==> flow/design.v <==
`default_nettype none
module as2650(
	input clk,
	input rst,
	input [7:0] bus_in,
	output [7:0] bus_out,
	output le_lo,
	output le_hi,
	output OEb,
	output WEb,
	output bus_dir,
	output IOC,
	output IOD,
	input [6:0] irqs,
	output flag,
	input sense,
	output reg [7:0] ext_io_addr,
	output reg io_bus_cyc,
	output reg io_bus_we,
	output reg [7:0] io_bus_out,
	input [7:0] io_bus_in,
	output [7:0] debug_psl,
	output [7:0] debug_psu,
	output [32:0] la_data_out,
	input wb_hidden_rom_enable,
	output reg cpu_hidden_rom_enable,
	output WE_ram
);
reg trap;
reg [7:0] irqs_latch;
wire [2:0] irq_num = irqs_latch[7] ? 3'h7 : (irqs_latch[6] ? 3'h6 : (irqs_latch[5] ? 3'h5 : (irqs_latch[4] ? 3'h4 : (irqs_latch[3] ? 3'h3 : (irqs_latch[2] ? 3'h2 : (irqs_latch[1] ? 3'h1 : 3'h0))))));
reg [7:0] regs [7:0];
reg [7:0] psu;
assign debug_psu = psu;
assign flag = psu[6];
reg [7:0] psl;
assign debug_psl = psl;
reg [15:0] stack [15:0];
wire [15:0] TOS = stack[psu[3:0] - 1];
reg [12:0] PC;
reg [2:0] page_reg; 
reg [11:0] ivectors_base;
reg [15:0] last_addr;
reg [3:0] cycle;
reg [7:0] insin;
reg [15:0] instruction_args_latch;
reg extend;
reg [1:0] warmup;
reg halted;
wire reset = rst || warmup;
reg indirect_cyc;
reg [1:0] indexed_cyc;
reg [15:0] indirect_target;
reg relative_cyc;
wire [7:0] instruction = cycle == FETCH ? bus_in : insin;
localparam FETCH = 0;
localparam PARAM1 = 1;
localparam PARAM2 = 2;
localparam DATA1 = 3;
localparam IO1 = 4;
localparam IO2 = 5;
localparam INVALID = 6;
localparam HALT = 7;
localparam EXT_IO1 = 8;
localparam EXT_IO2 = 9;
localparam EXT_IO3 = 10;
localparam EXT_IO4 = 11;
localparam INTERRUPT_ACTION1 = 12;
wire [7:0] reg_plus_1 = instr_reg_v + 1;
wire [7:0] reg_minus_1 = instr_reg_v - 1;
wire [1:0] index_control = extend ? 2'b11 : indexed_cyc;
wire [7:0] index = instr_reg_v;
wire is_data_fetch_cycle = relative_cyc || indirect_cyc || cycle == DATA1 || is_interrupt_cycle;
wire is_interrupt_cycle = cycle == INTERRUPT_ACTION1;
wire is_instr_fetch_cycle = (cycle == FETCH || cycle == PARAM1 || cycle == PARAM2) && !is_data_fetch_cycle;
wire le_lo_act = (is_instr_fetch_cycle || is_data_fetch_cycle) && (requested_addr[7:0] != last_addr[7:0] && requested_addr[15:8] == last_addr[15:8]) && !IO_cyc;
assign le_lo = le_lo_act && !reset;
wire le_hi_act = (is_instr_fetch_cycle || is_data_fetch_cycle) && (requested_addr[15:8] != last_addr[15:8]) && !IO_cyc;
assign le_hi = le_hi_act && !reset;
wire [15:0] requested_addr = (cycle == DATA1
								? (indirect_cyc || extend ? instruction_args_latch : {page_reg, instruction_args_latch[12:0]})
								: (is_instr_fetch_cycle ? {page_reg, PC} : (indirect_cyc || relative_cyc ? indirect_target : 0))
									+ (!is_instr_fetch_cycle && cycle == PARAM2 ? 1 : 0))
								+ (indexed_data1 ? index : 0);
wire write_cyc = cycle == DATA1 && is_store || (cycle == PARAM1 && relative_cyc && is_store);
assign OEb = !(((is_instr_fetch_cycle || is_data_fetch_cycle) && last_addr == requested_addr) || (IO_cyc && is_IO_READ)) || reset || write_cyc;
assign WE_ram = write_cyc && !reset && (last_addr == requested_addr);
assign WEb = !(write_cyc || (is_IO_WRITE && cycle == IO1)) || reset || (last_addr != requested_addr && !IO_cyc);
assign bus_out = is_IO_WRITE && IO_cyc ? instr_reg_v : (le_lo_act ? requested_addr[7:0] : (le_hi_act ? requested_addr[15:8] : alu_instr_reg));
assign bus_dir = !(!WEb || le_lo_act || le_hi_act || (is_IO_WRITE && IO_cyc)) || reset;
wire IO_cyc = cycle == IO1 || cycle == IO2;
assign IOC = IO_cyc && !insin[6];
assign IOD = IO_cyc && insin[6];
wire is_RETURN = (instruction[7:2] == 6'b000101 || instruction[7:2] == 6'b001101) && !extend;
wire is_DAR = instruction[7:2] == 6'b100101 && !extend;
wire is_CLR = instruction[7:2] == 6'h31 && !extend;
wire is_EXT = instruction == 8'hB7 && !extend;
wire is_HALT = instruction == 8'h40 && !extend;
wire is_NOP = instruction == 8'hC0 && !extend;
wire is_XCHG = instruction == 8'h91 && !extend;
wire is_MUL = instruction == 8'h90 && !extend;
wire is_ZBR = (instruction == 8'h9B || instruction == 8'hBB) && !extend;
wire is_BXA = (instruction == 8'h9F || instruction == 8'hBF) && !extend;
wire is_LPS = instruction[7:1] == 7'h49 && !extend;
wire is_SPS = instruction[7:1] == 7'h09 && !extend;
wire is_BRANCH = instruction[4:3] == 2'b11;
wire needs_param = (instruction[3:2] == 2'b01 || instruction[3:2] == 2'b10) && !is_RETURN && !is_DAR && !is_CLR && !is_EXT && !extend;
wire needs_2_param = instruction[3:2] == 2'b11 || (extend && instruction[3:2] == 2'b10);
wire is_indexed = ((instruction[3:2] == 2'b11 && instruction_args_latch[14:13] != 2'b00) && !is_BRANCH && !indirect_cyc && !extend) || (extend && (instruction[7:2] == 6'h03 || instruction[7:2] == 6'h33));
wire is_indirect_pre = (instruction[3:2] == 2'b10 || instruction[3:2] == 2'b11) && !indirect_cyc && !extend;
wire is_indirect_p1 = bus_in[7] && is_indirect_pre;
wire is_indirect_p2 = instruction_args_latch[15] && is_indirect_pre;
wire is_store = (instruction[7:4] == 4'hC && !is_NOP && !extend) || (instruction[7:3] == 5'h19 && extend);
wire is_COM = instruction[7:4] == 4'hE && !extend;
wire is_ALU_op = !instruction[4] && !is_store && !is_HALT && !is_COM && (!extend || instruction[3] == 1);
wire is_immediate = instruction[3:2] == 2'b01;
wire is_zero_reg = instruction[3:2] == 2'b00;
wire is_add_sub = instruction[7:5] == 3'h4 || instruction[7:5] == 3'h5;
wire is_relative = instruction[3:2] == 2'b10;
wire is_PUSH = instruction == 8'h10 && !extend;
wire is_POP = instruction == 8'h11 && !extend;
wire is_TPS = instruction[7:1] == 7'h5A && !extend;
wire is_CPS = instruction[7:1] == 7'h3A && !extend;
wire is_PPS = instruction[7:1] == 7'h3B && !extend;
wire is_RRR = instruction[7:2] == 6'h14 && !extend;
wire is_RRL = instruction[7:2] == 6'h34 && !extend;
wire is_TMI = instruction[7:2] == 6'h3D && !extend;
wire is_IO_READ = (instruction[7:2] == 6'h0C || instruction[7:2] == 6'h1C) && !extend;
wire is_IO_WRITE = (instruction[7:2] == 6'h2C || instruction[7:2] == 6'h3C) && !extend;
wire is_CPL = instruction[7:2] == 6'h38 && extend;
wire is_PSHS = instruction == 8'h10 && extend;
wire is_POPS = instruction == 8'h11 && extend;
wire is_SVB = instruction == 8'h12 && extend;
wire is_CHRP = instruction == 8'h13 && extend;
wire is_EXT_IO = (instruction[7:2] == 6'h15 || instruction[7:2] == 6'h35) && !extend;
wire is_TRAP = instruction == 8'h90 && extend;
wire is_CLRT = instruction == 8'h91 && extend;
wire is_LIR = instruction == 8'h92 && extend;
wire is_SIR = instruction == 8'h93 && extend;
wire [2:0] instr_reg_a = {psl[4], instruction[1:0]};
wire [7:0] instr_reg_v = regs[instr_reg_a];
wire [12:0] relative_eff_address_pre = PC + 1 + {bus_in[6], bus_in[6], bus_in[6], bus_in[6], bus_in[6], bus_in[6], bus_in[6:0]};
wire [15:0] relative_eff_address = {page_reg, relative_eff_address_pre};
wire is_CC_BRANCH = instruction[7:4] == 4'h1 || instruction[7:4] == 4'h3 || instruction[7:4] == 4'h9 || instruction[7:4] == 4'hB;
wire is_REG_BRANCH = !is_CC_BRANCH;
wire is_BRANCH_SUB = instruction[7:4] != 4'hF && instruction[5:4] == 2'b11;
wire [7:0] branch_compare_reg = instruction[7:4] == 4'hD ? reg_plus_1 : (instruction[7:4] == 4'hF ? reg_minus_1 : instr_reg_v);
wire should_branch = (is_CC_BRANCH && instruction[7] && psl[7:6] != instruction[1:0]) || (is_CC_BRANCH && !instruction[7] && instruction[1:0] == 2'b11) || (is_CC_BRANCH && !instruction[7] && psl[7:6] == instruction[1:0] || (is_REG_BRANCH && branch_compare_reg != 8'h00)) || is_ZBR || is_BXA;
wire [15:0] zbr_target = {(bus_in[6] ? 10'b0000000111 : 10'h000), bus_in[5:0]};
wire [2:0] r0_a = {psl[4], 2'b00};
wire [2:0] r1_a = {psl[4], 2'b01};
wire [2:0] r2_a = {psl[4], 2'b10};
wire [2:0] r3_a = {psl[4], 2'b11};
assign la_data_out = {halted, regs[r3_a], regs[r2_a], regs[r1_a], regs[r0_a]};
wire [15:0] mul_res = regs[r0_a] * regs[r1_a];
wire [7:0] rrr = psl[3] ? {psl[0], instr_reg_v[7:1]} : {instr_reg_v[0], instr_reg_v[7:1]};
wire [7:0] rrl = psl[3] ? {instr_reg_v[6:0], psl[0]} : {instr_reg_v[6:0], instr_reg_v[7]};
wire indexed_data1 = indexed_cyc && cycle == DATA1;
wire [7:0] alu_instr_reg = indexed_data1 ? regs[r0_a] : instr_reg_v;
wire [7:0] alu_input1 = is_zero_reg ? regs[r0_a] : alu_instr_reg;
wire [7:0] alu_input2 = is_zero_reg ? instr_reg_v : bus_in;
wire [2:0] alu_op = instruction[7:5];
reg [8:0] alu_next;
always @(*) begin
	case(alu_op)
		1: alu_next = {psl[0], alu_input1 ^ alu_input2};
		2: alu_next = {psl[0], alu_input1 & alu_input2};
		3: alu_next = {psl[0], alu_input1 | alu_input2};
		4: alu_next = {1'b0, alu_input1} + {1'b0, alu_input2} + {8'h00, (psl[3] && psl[0])};
		5: alu_next = {1'b0, alu_input1} + {1'b0, ~alu_input2} + {8'h00, (!psl[3] || psl[0])};
		default: alu_next = {psl[0], alu_input2};
	endcase
end
wire next_idc = alu_next[4] != alu_input1[4] ^ (instruction[7:5] == 5 ? ~alu_input2[4] : alu_input2[4]);
wire next_ovf = alu_input1[7] == alu_input2[7] && alu_next[7] != alu_input1[7];
always @(posedge clk) begin
	if(rst || (warmup != 0)) begin
		psl <= 8'h00;
		psu <= 8'h20;  
		cycle <= 4'h0;
		last_addr <= 16'hAAAA;
		insin <= 8'h00;
		instruction_args_latch <= 16'h0000;
		PC <= 13'h0000;
		extend <= 1'b0;
		warmup <= rst ? 2'b11 : warmup - 1;
		halted <= 1'b0;
		indirect_cyc <= 1'b0;
		indirect_target <= 16'h0000;
		relative_cyc <= 1'b0;
		regs[0] <= 8'h00;
		regs[1] <= 8'h00;
		regs[2] <= 8'h00;
		regs[3] <= 8'h00;
		regs[4] <= 8'h00;
		regs[5] <= 8'h00;
		regs[6] <= 8'h00;
		regs[7] <= 8'h00;
		indexed_cyc <= 2'b00;
		page_reg <= 3'b000;
		ivectors_base <= 12'h000;
		chirp_ptr <= 3'b000;
		ext_io_addr <= 8'h00;
		io_bus_cyc <= 1'b0;
		io_bus_we <= 1'b0;
		io_bus_out <= 8'h00;
		trap <= 1'b0;
		cpu_hidden_rom_enable <= wb_hidden_rom_enable;
	end else begin
		psu[7] <= sense;
		if(psl[4]) regs[3'b000] <= regs[3'b100];
		else regs[3'b100] <= regs[3'b000];
		if(le_lo_act) last_addr[7:0] <= requested_addr[7:0];
		if(le_hi_act) last_addr[15:8] <= requested_addr[15:8];
		if(cycle == FETCH) begin
			indirect_cyc <= 1'b0;
			relative_cyc <= 1'b0;
			indexed_cyc <= 2'b00;
			instruction_args_latch <= 16'h0000;
			if(last_addr == requested_addr) begin
				PC <= PC + 1;
				insin <= bus_in;
				if(is_LIR) begin
					instruction_args_latch <= {regs[r3_a], regs[r2_a]};
					cycle <= DATA1;
					extend <= 1'b0;
					insin <= 8'h0C;
				end else if(is_SIR) begin
					instruction_args_latch <= {regs[r3_a], regs[r2_a]};
					cycle <= DATA1;
					extend <= 1'b0;
					insin <= 8'hCC;
				end else if(needs_param || needs_2_param) begin
					if(is_BRANCH && !should_branch) begin
						PC <= PC + (needs_2_param ? 3 : 2);
						cycle <= FETCH;
						if(is_REG_BRANCH) regs[instr_reg_a] <= branch_compare_reg;
					end else cycle <= PARAM1;
				end else begin
					if(is_HALT) halted <= 1'b1;
					extend <= is_EXT;
					if(is_CPL) begin
						regs[instr_reg_a] <= ~instr_reg_v;
					end
					if(is_TRAP) begin
						trap <= 1'b1;
					end
					if(is_CLRT) begin
						trap <= 1'b0;
					end
					if(is_XCHG) begin
						regs[r0_a] <= regs[r1_a];
						regs[r1_a] <= regs[r0_a];
					end
					if(is_PUSH) begin
						stack[psu[3:0]] <= {regs[r1_a], regs[r0_a]};
						psu[3:0] <= psu[3:0] + 1;
					end
					if(is_POP) begin
						regs[r0_a] <= TOS[7:0];
						regs[r1_a] <= TOS[15:8];
						psu[3:0] <= psu[3:0] - 1;
					end
					if(is_PSHS) begin
						stack[psu[3:0]] <= {psu, psl};
						psu[3:0] <= psu[3:0] + 1;
					end
					if(is_POPS) begin
						psl <= TOS[7:0];
						psu <= {TOS[15:12], psu[3:0] - 4'b0001};
					end
					if(is_SVB) begin
						ivectors_base <= {regs[r1_a], regs[r0_a][7:4]};
					end
					if(is_CHRP) begin
						regs[r0_a] <= {1'b0, chirpchar};
						chirp_ptr <= chirp_ptr + 1;
						psl[7:6] <= 2'b01;
					end
					if(is_CLR) begin
						regs[instr_reg_a] <= 8'h00;
					end
					if(is_RETURN) begin
						if(instruction[1:0] == 2'b11 || instruction[1:0] == psl[7:6]) begin
							PC <= TOS[12:0];
							page_reg <= TOS[15:13];
							psu[3:0] <= psu[3:0] - 1;
							if(instruction[5]) psu[5] <= 1'b0;
						end
					end
					if(is_MUL) begin
						regs[r0_a] <= mul_res[7:0];
						regs[r1_a] <= mul_res[15:8];
						psl[7:6] <= mul_res > 32767 ? 'b10 : (mul_res != 0 ? 'b01 : 'b00);
					end
					if(is_COM && is_zero_reg) begin
						perform_compare(regs[r0_a], regs[instr_reg_a]);
					end else if(is_ALU_op && is_zero_reg) begin
						perform_alu_op(r0_a);
					end else if(is_store && !is_NOP && is_zero_reg) begin
						regs[instr_reg_a] <= regs[r0_a];
						set_cc_for(regs[r0_a]);
					end 
					if(is_DAR) begin
						regs[instr_reg_a] <= {regs[instr_reg_a][7:4] + (psl[0] ? 4'h0 : 4'hA), regs[instr_reg_a][3:0] + (psl[5] ? 4'h0 : 4'hA)};
					end 
					if(is_RRR) begin
						if(psl[3]) begin
							psl[0] <= instr_reg_v[0];
							psl[5] <= instr_reg_v[6];
						end
						set_cc_for(rrr);
						regs[instr_reg_a] <= rrr;
					end 
					if(is_RRL) begin
						if(psl[3]) begin
							psl[0] <= instr_reg_v[7];
							psl[5] <= instr_reg_v[4];
						end
						set_cc_for(rrl);
						regs[instr_reg_a] <= rrl;
					end
					if(is_LPS) begin
						if(instruction[0]) psl <= regs[r0_a];
						else psu <= regs[r0_a];
					end
					if(is_SPS) begin
						if(instruction[0]) begin
							regs[r0_a] <= psl;
							set_cc_for(psl);
						end else begin
							regs[r0_a] <= psu;
							set_cc_for(psu);
						end
					end
					cycle <= is_HALT ? HALT : (is_IO_READ || is_IO_WRITE ? IO1 : FETCH);
				end
			end
		end
		if(cycle == PARAM1) begin
			if(last_addr == requested_addr) begin
				if(is_instr_fetch_cycle) PC <= PC + 1;
				if(is_immediate || relative_cyc) begin
					if(is_store) begin
					end else if(is_ALU_op) begin
						perform_alu_op(instr_reg_a);
					end else begin
						if(is_TPS) begin
							if(((instruction[0] ? psl : psu) & bus_in) == bus_in) psl[7:6] <= 2'b00;
							else psl[7:6] <= 2'b01;
						end
						if(is_CPS) begin
							if(instruction[0]) psl <= psl & ~bus_in;
							else psu <= psu & ~bus_in;
						end
						if(is_PPS) begin
							if(instruction[0]) psl <= psl | bus_in;
							else psu <= psu | bus_in;
						end
						if(is_EXT_IO) begin
							ext_io_addr <= bus_in;
						end
						if(is_COM) begin
							perform_compare(alu_instr_reg, bus_in);
						end
						if(is_TMI) begin
							if((instr_reg_v & bus_in) == instr_reg_v) psl[7:6] <= 2'b00;
							else psl[7:6] <= 2'b01;
						end
					end
					cycle <= is_EXT_IO ? EXT_IO1 : FETCH;
					extend <= 1'b0;
					relative_cyc <= 1'b0;
				end else if(needs_2_param || indirect_cyc) begin
					cycle <= PARAM2;
				end else if(is_relative && is_indirect_p1) begin
					indirect_target <= is_ZBR ? zbr_target : relative_eff_address;
					indirect_cyc <= 1'b1;
				end else if(is_relative && !is_indirect_p1) begin
					if(is_BRANCH) begin
						if(is_ZBR) perform_branch(zbr_target);
						else perform_branch(relative_eff_address);
						extend <= 1'b0;
						cycle <= FETCH;
					end else begin
						relative_cyc <= 1'b1;
						indirect_target <= relative_eff_address;
					end
				end
				instruction_args_latch[15:8] <= bus_in;
			end
		end
		if(cycle == PARAM2) begin
			if(last_addr == requested_addr) begin
				if(is_instr_fetch_cycle) PC <= PC + 1;
				if(!indirect_cyc && instruction_args_latch[14:13] != 2'b00 && !is_BRANCH) begin
					indexed_cyc <= is_indexed ? instruction_args_latch[14:13] : 2'b00;
					regs[instr_reg_a] <= !is_indexed || instruction_args_latch[14:13] == 2'b11 || extend ? regs[instr_reg_a] : (instruction_args_latch[14:13] == 2'b01 ? reg_plus_1 : reg_minus_1);
				end
				if(is_indirect_p2 && !indirect_cyc) begin
					indirect_cyc <= 1'b1;
					indirect_target <= is_BRANCH ? {page_reg[2], instruction_args_latch[14:8], bus_in} : {page_reg, instruction_args_latch[12:8], bus_in};
					cycle <= PARAM1;
				end else if(is_BRANCH) begin
					if(instruction == 8'h1F) begin
						cpu_hidden_rom_enable <= 1'b0;
					end
					perform_branch((indirect_cyc || extend ? {instruction_args_latch[15:8], bus_in} : {page_reg[2], instruction_args_latch[14:8], bus_in}) + (is_BXA ? {8'h00, regs[r3_a]} : 16'h0000));
					cycle <= FETCH;
					extend <= 1'b0;
				end else cycle <= DATA1;
				instruction_args_latch[7:0] <= bus_in;
			end
		end
		if(cycle == DATA1) begin
			if(last_addr == requested_addr) begin
				indirect_cyc <= 1'b0;
				indexed_cyc <= 2'b00;
				instruction_args_latch <= 16'h0000;
				if(is_store) begin
				end else if(is_COM) begin
					perform_compare(alu_instr_reg, bus_in);
				end else if(is_ALU_op) begin
					perform_alu_op(indexed_data1 ? r0_a : instr_reg_a);
				end
				cycle <= FETCH;
				extend <= 1'b0;
			end
		end
		if(cycle == IO1) begin
			cycle <= IO2;
		end
		if(cycle == IO2) begin
			if(is_IO_READ) begin
				regs[instr_reg_a] <= bus_in;
				psl[7:6] <= bus_in > 127 ? 2'b10 : (bus_in == 0 ? 2'b00 : 2'b01);
			end
			cycle <= FETCH;
		end
		if(cycle == EXT_IO1) begin
			io_bus_cyc <= 1'b0;
			io_bus_out <= instr_reg_v;
			io_bus_we <= instruction[7];
			cycle <= EXT_IO2;
		end
		if(cycle == EXT_IO2) begin
			io_bus_cyc <= 1'b1;
			cycle <= EXT_IO3;
		end
		if(cycle == EXT_IO3) begin
			cycle <= EXT_IO4;
		end
		if(cycle == EXT_IO4) begin
			io_bus_cyc <= 1'b0;
			if(!instruction[7]) begin
				regs[instr_reg_a] <= io_bus_in;
				set_cc_for(io_bus_in);
			end
			io_bus_we <= 1'b0;
			cycle <= FETCH;
		end
		if(cycle == INTERRUPT_ACTION1) begin
			insin <= 8'h3F;
			indirect_cyc <= 1'b1;
			indirect_target <= {ivectors_base, irq_num, 1'b0};
			psu[5] <= 1'b1;
			cycle <= PARAM1;
		end
		if(cycle == HALT || (cycle == FETCH && last_addr != requested_addr)) begin
			if(irqs != 0 && !psu[5]) begin
				irqs_latch <= {irqs[6], irqs[5], irqs[4], trap, irqs[3], irqs[2], irqs[1], irqs[0]};
				cycle <= INTERRUPT_ACTION1;
			end
		end
	end
end
task set_cc_for(input [7:0] val);
	begin
		psl[7:6] <= val > 127 ? 'b10 : (val != 0 ? 'b01 : 'b00);
	end
endtask
task perform_alu_op(input [2:0] targ_reg);
	begin
		regs[targ_reg] <= alu_next[7:0];
		psl[0] <= alu_next[8];
		set_cc_for(alu_next[7:0]);
		if(is_add_sub) begin
			psl[5] <= next_idc;
			psl[2] <= next_ovf;
		end
	end
endtask
task perform_compare(input [7:0] in1, input [7:0] in2);
	begin
		if(in1 == in2) psl[7:6] <= 2'b00;
		else if(psl[1] || in1[7] == in2[7]) begin
			if(in1 > in2) psl[7:6] <= 2'b01;
			else if(in1 < in2) psl[7:6] <= 2'b10;
		end else psl[7:6] <= in1[7] ? 2'b10 : 2'b01;
	end
endtask
task perform_branch(input [15:0] target);
	begin
			if(is_BRANCH_SUB) begin
				stack[psu[3:0]] <= {page_reg, indirect_cyc || is_interrupt_cycle ? PC : PC + 13'h0001};
				psu[3:0] <= psu[3:0] + 1;
			end
			PC <= target[12:0];
			page_reg <= target[15:13];
			if(is_REG_BRANCH) regs[instr_reg_a] <= branch_compare_reg;
	end
endtask
reg [2:0] chirp_ptr;
reg [6:0] chirpchar;
always @(*) begin
	case(chirp_ptr)
		0: chirpchar = 7'h43;
		1: chirpchar = 7'h68;
		2: chirpchar = 7'h69;
		3: chirpchar = 7'h72;
		4: chirpchar = 7'h70;
		5: chirpchar = 7'h21;
		6: chirpchar = 13;
		7: chirpchar = 10;
	endcase
end
endmodule
## Tool chain data of as2650

Tool output for the design above, in the order of the flow.
Lines are those of the file above, counted from 1.
Operators: Yosys type, input widths -> output width; for muxes data width and select width s.
Library cell names are shortened.
Not given: n/a

| set-up | value |
|---|---|
| design top | as2650 |
| clock port | clk |
| standard-cell library | sky130hd |
| corner | tt_025C_1v80 |

## Elaborated design

Source: Yosys, flattened and elaborated, memories not mapped. Widths are those after wreduce. Print and check cells do not count.
Yosys's memory passes give these memory sizes; they may raise the number of words (mostly to a power of two), join words into wider ones and drop unused or constant bits.

| storage and ports | value |
|---|---|
| register bits | 143 |
| RAM bits | 320 |
| bits in read-only memories | 56 |
| memory cells | 3 |
| output and inout port bits | 85 |
| elaborated cells | 1352 |

| cells by class | value |
|---|---|
| add/subtract/negate cells | 20 |
| multiply operators | 1 |
| $lt $le $gt $ge | 13 |
| eq/ne operators | 89 |
| muxes and demuxes | 928 |
| bitwise logic cells | 45 |
| reductions and logical operators | 216 |

Memory list:

| name | words | bits a word | line | source |
|---|---|---|---|---|
| stack | 16 | 16 | 38 | `reg [15:0] stack [15:0];` |
| regs | 8 | 8 | 32 | `reg [7:0] regs [7:0];` |
| (no name shown) | 8 | 7 | 516 | `case(chirp_ptr)` |

Operators with widths:

| operator | number |
|---|---|
| $mux 8 | 221 |
| $mux 16 | 59 |
| $mux 1 | 431 |
| $mux 13 | 23 |
| $mux 4 | 57 |
| $mux 2 | 90 |
| $mul 8x8->16 | 1 |
| $mux 3 | 42 |
| $logic_and 1x1->1 | 97 |
| $eq 8x8->1 const B | 10 |
| $gt 8x7->1 const B | 8 |
| $reduce_bool 8->1 | 8 |
| $logic_or 1x1->1 | 54 |
| $eq 6x6->1 const B | 9 |
| $pmux 9 s5 | 1 |
| $eq 4x4->1 const B | 11 |
| $eq 8x5->1 const B | 5 |
| $eq 8x8->1 | 5 |
| $and 8x8->8 | 5 |
| $add 16x8->16 | 2 |
| $reduce_and 6->1 | 5 |
| $logic_not 1->1 | 28 |
| $add 13x1->13 const B | 2 |
| $or 1x1->1 | 25 |
| $or 8x8->8 | 3 |
| $not 8->8 | 3 |
| $reduce_bool 2->1 | 10 |
| $eq 6x5->1 const B | 3 |

Other operator kinds: 57; their cells: 94.

## Longest topological paths

Depth = most cells in a row (Yosys ltp): at word level without a register or memory, in the mapped netlist without a sequential cell, where the memories' decode and read muxes count.

| depth | value |
|---|---|
| depth after elaboration | 54 |
| ABC_AREA | 0 |
| mapped depth | 32 |

## After synthesis

Source: synth_stat.txt of the flow (Yosys; design flattened, memories mapped). It holds for the ABC_AREA given above (unset counts as 0); a run with the other value may have another netlist.

| mapped netlist | value |
|---|---|
| standard cells after synthesis | 3778 |
| cell area after synthesis | 0.034144 mm^2 |
| flip-flop cells | 477 |
| buffers | 242 |

Cell types:

| type | number |
|---|---|
| edfxtp_1 | 330 |
| dfxtp_1 | 147 |
| ha_1 | 128 |
| mux4_2 | 70 |
| nor2_1 | 421 |
| a21oi_1 | 299 |
| nand2_1 | 360 |
| mux2i_1 | 109 |
| o21ai_0 | 205 |
| fa_1 | 43 |
| xnor2_1 | 89 |
| clkbuf_1 | 194 |
| inv_1 | 173 |
| nand3_1 | 124 |
| mux2_2 | 48 |
| o211ai_1 | 67 |
| nor3_1 | 96 |
| a211oi_1 | 62 |

Not listed: further types 74, cells in them 813.

## Timing after synthesis

OpenSTA on the mapped netlist: ideal clock, no wires. The path of least setup slack (recovery checks aside). Input and output delay are each 20% of the period. Register names are those of the netlist, which keeps one name where synthesis merged equal registers.

| timing path after synthesis | value |
|---|---|
| path kind | in2out |
| start | input port bus_in[0] |
| end | output port bus_out[5] |
| period | 16.0 ns |
| input delay | 3.200 ns |
| output delay | 3.200 ns |
| arrival time | 8.417 ns |
| data required time | 12.800 ns |
| setup slack | 4.383 ns |
| path delay | 5.217 ns |
| stages on the path | 23 |
| path buffers | 5 |
| synthesis period reached | 11.617 ns |

"path delay" is the arrival time less input delay plus setup time.
A path that ends at an output port has no setup time.
"stages on the path": output pins that drive a net of the path, with the launching flip-flop's if there is one; two outputs of one cell count as two.
"synthesis period reached" = period - worst setup slack (recovery checks aside). The figure is calculated, with input and output delays left at 20% of the set period.
Between the ends stands the longest chain of elaborated cells between them, by number of cells; it is not shown to be the way that was timed. Of several equally long chains one is given.
A line is the first line of the expression or statement that the cell stems from. Yosys adds cells for indexed reads and writes and turns some case tables into memories.
The chain passes a memory read, where the word-level depth is cut; so it can be longer than that depth.

| between the ends, after synthesis | value |
|---|---|
| cells stage by stage | mux2_2 > mux4_2 > mux2i_1 > clkbuf_1 > buf_1 > nor2_1 > ha_1 > o21ai_0 > o21a_1 > o31ai_1 > o31ai_1 > nor3_1 > xnor3_1 > and3b_1 > and4_1 > buf_2 > buf_1 > nor2_1 > buf_2 > nand2_1 > o211ai_1 > o211ai_1 > o21ai_0 |
| cells in the longest elaborated chain | 10 |
| elaborated cells on any way between the ends | 16 |
| source lines of those cells | 8 |
| classes of those cells | add/sub (1); eq/ne (3); mux (6); reduce/logical (5); memory (1) |

Ends and longest elaborated chain, after synthesis:

| element | line | source |
|---|---|---|
| from (decl) | 5 | `input [7:0] bus_in,` |
| $mux 8 | 55 | `wire [7:0] instruction = cycle == FETCH ? bus_in : insin;` |
| $mem_v2 8x8 | 32 | `reg [7:0] regs [7:0];` |
| $mux 8 | 84 | `+ (indexed_data1 ? index : 0);` |
| $add 16x8->16 | 80 | `wire [15:0] requested_addr = (cycle == DATA1` |
| $ne 8x8->1 | 78 | `wire le_hi_act = (is_instr_fetch_cycle \|\| is_data_fetch_cycle) && (requested_addr[15:8] != last_addr[15:8]) && ...` |
| $logic_and 1x1->1 (2 in a row) | 78 |  |
| $mux 8 (3 in a row) | 89 | `assign bus_out = is_IO_WRITE && IO_cyc ? instr_reg_v : (le_lo_act ? requested_addr[7:0] : (le_hi_act ? request ...` |
| to (decl) | 6 | `output [7:0] bus_out,` |

## Worst path after layout

Path of least setup slack in the final report of flow run 1 (OpenROAD, finished layout, wires in). Where an end is a register, its clock arrival counts in the times.

| timing path post-layout | value |
|---|---|
| path kind | in2out |
| start | input port bus_in[0] |
| end | output port bus_out[1] |
| period | 16.0 ns |
| input delay | 3.20 ns |
| output delay | 3.20 ns |
| arrival time | 12.87 ns |
| data required time | 12.80 ns |
| setup slack | -0.07 ns |
| stages on the path | 24 |
| path buffers | 6 |

Between the ends stands the longest chain of elaborated cells between them, by number of cells; it is not shown to be the way that was timed. Of several equally long chains one is given.
The chain passes a memory read, where the word-level depth is cut; so it can be longer than that depth.

| between the ends, post-layout | value |
|---|---|
| cells stage by stage | clkdlybuf4s50_1 > mux2_2 > buf_1 > mux2i_1 > mux2i_1 > clkinv_1 > nand2b_1 > inv_1 > ha_1 > a211oi_1 > o21a_1 > nor2_1 > a21oi_1 > xnor2_1 > xor2_1 > nor4_1 > clkbuf_1 > buf_1 > or3_1 > clkbuf_1 > nor2_1 > a21oi_1 > a21oi_1 > clkdlybuf4s50_1 |
| cells in the longest elaborated chain | 10 |
| elaborated cells on any way between the ends | 16 |
| source lines of those cells | 8 |
| classes of those cells | add/sub (1); eq/ne (3); mux (6); reduce/logical (5); memory (1) |

Ends and longest elaborated chain, post-layout:

| element | line | source |
|---|---|---|
| from (decl) | 5 | `input [7:0] bus_in,` |
| $mux 8 | 55 | `wire [7:0] instruction = cycle == FETCH ? bus_in : insin;` |
| $mem_v2 8x8 | 32 | `reg [7:0] regs [7:0];` |
| $mux 8 | 84 | `+ (indexed_data1 ? index : 0);` |
| $add 16x8->16 | 80 | `wire [15:0] requested_addr = (cycle == DATA1` |
| $ne 8x8->1 | 78 | `wire le_hi_act = (is_instr_fetch_cycle \|\| is_data_fetch_cycle) && (requested_addr[15:8] != last_addr[15:8]) && ...` |
| $logic_and 1x1->1 (2 in a row) | 78 |  |
| $mux 8 (3 in a row) | 89 | `assign bus_out = is_IO_WRITE && IO_cyc ? instr_reg_v : (le_lo_act ? requested_addr[7:0] : (le_hi_act ? request ...` |
| to (decl) | 6 | `output [7:0] bus_out,` |

Subject: as2650 on sky130hd, stored results

Hello all,

Top module as2650; platform sky130hd; tools Yosys and OpenROAD; 4 stored runs in no particular order. Input and output delays are each 20% of the period that was set; the output load is 0.01 pF.
"reached clock period": clock period set for the run, less the worst setup slack. It is reckoned from that one timing run; input and output delays stay at 20% of the period that was set.
"worst path time" means the part of the period allowed to the worst setup path (the constraints hold back 20% at inputs and 20% at outputs) less its slack; where the path has registers, the arrival times of their clocks count too.
"power" is the tool's figure for a default switching activity; nothing was simulated.

#### Flow run 1

| setting | value |
|---|---|
| GPL_TIMING_DRIVEN | `0` |
| PLACE_DENSITY_LB_ADDON | `0.02` |
| period_ns | `16.0` |
| CAP_MARGIN | `20` |
| CORE_MARGIN | `2` |
| CORE_UTILIZATION | `40` |
| SLEW_MARGIN | `20` |

| result | value |
|---|---|
| reached clock period | 16.075 ns |
| mapped cell area after synthesis | 0.034144 mm^2 |
| total negative slack | -0.144 ns |
| power | 2957 uW |
| post-route utilization | 46.3% |
| full die area | 0.0877137 mm^2 |
| worst path time | 9.67 ns |
| kind of the worst setup path | in2out |
| setup slack of the worst path | -0.075 ns |

#### Flow run 2

| setting | value |
|---|---|
| ABC_AREA | `0` |
| CELL_PAD_IN_SITES_GLOBAL_PLACEMENT | `3` |
| CORE_UTILIZATION | `64` |
| CTS_CLUSTER_SIZE | `27` |
| GPL_ROUTABILITY_DRIVEN | `0` |
| GPL_TIMING_DRIVEN | `1` |
| MAX_ROUTING_LAYER | `met4` |
| MIN_ROUTING_LAYER | `met2` |
| PLACE_DENSITY_LB_ADDON | `0.02` |
| SETUP_SLACK_MARGIN | `-0.04` |
| SLEW_MARGIN | `10` |
| TNS_END_PERCENT | `95` |
| period_ns | `16.0` |
| CAP_MARGIN | `20` |
| CORE_MARGIN | `2` |

Stopped before the end: placement reported FLW-0024.

#### Flow run 3

| setting | value |
|---|---|
| ABC_AREA | `1` |
| CAP_MARGIN | `30` |
| CELL_PAD_IN_SITES_DETAIL_PLACEMENT | `1` |
| CELL_PAD_IN_SITES_GLOBAL_PLACEMENT | `2` |
| CORE_ASPECT_RATIO | `0.67` |
| CORE_MARGIN | `9` |
| CORE_UTILIZATION | `59` |
| CTS_CLUSTER_SIZE | `76` |
| GPL_ROUTABILITY_DRIVEN | `0` |
| GPL_TIMING_DRIVEN | `1` |
| HOLD_SLACK_MARGIN | `0.12` |
| MAX_ROUTING_LAYER | `met5` |
| MIN_ROUTING_LAYER | `met1` |
| PLACE_DENSITY_LB_ADDON | `0.27` |
| SETUP_SLACK_MARGIN | `-0.81` |
| SLEW_MARGIN | `0` |
| period_ns | `14.3` |

Stopped before the end: placement reported FLW-0024.

#### Flow run 4

| setting | value |
|---|---|
| ABC_AREA | `0` |
| CORE_MARGIN | `2` |
| CORE_UTILIZATION | `72` |
| CTS_CLUSTER_DIAMETER | `138` |
| CTS_CLUSTER_SIZE | `33` |
| GPL_TIMING_DRIVEN | `0` |
| PLACE_DENSITY_LB_ADDON | `0.14` |
| SETUP_SLACK_MARGIN | `-1.09` |
| period_ns | `21.7` |
| CAP_MARGIN | `20` |
| SLEW_MARGIN | `20` |

Stopped before the end: routing reported GRT-0116.

Thanks
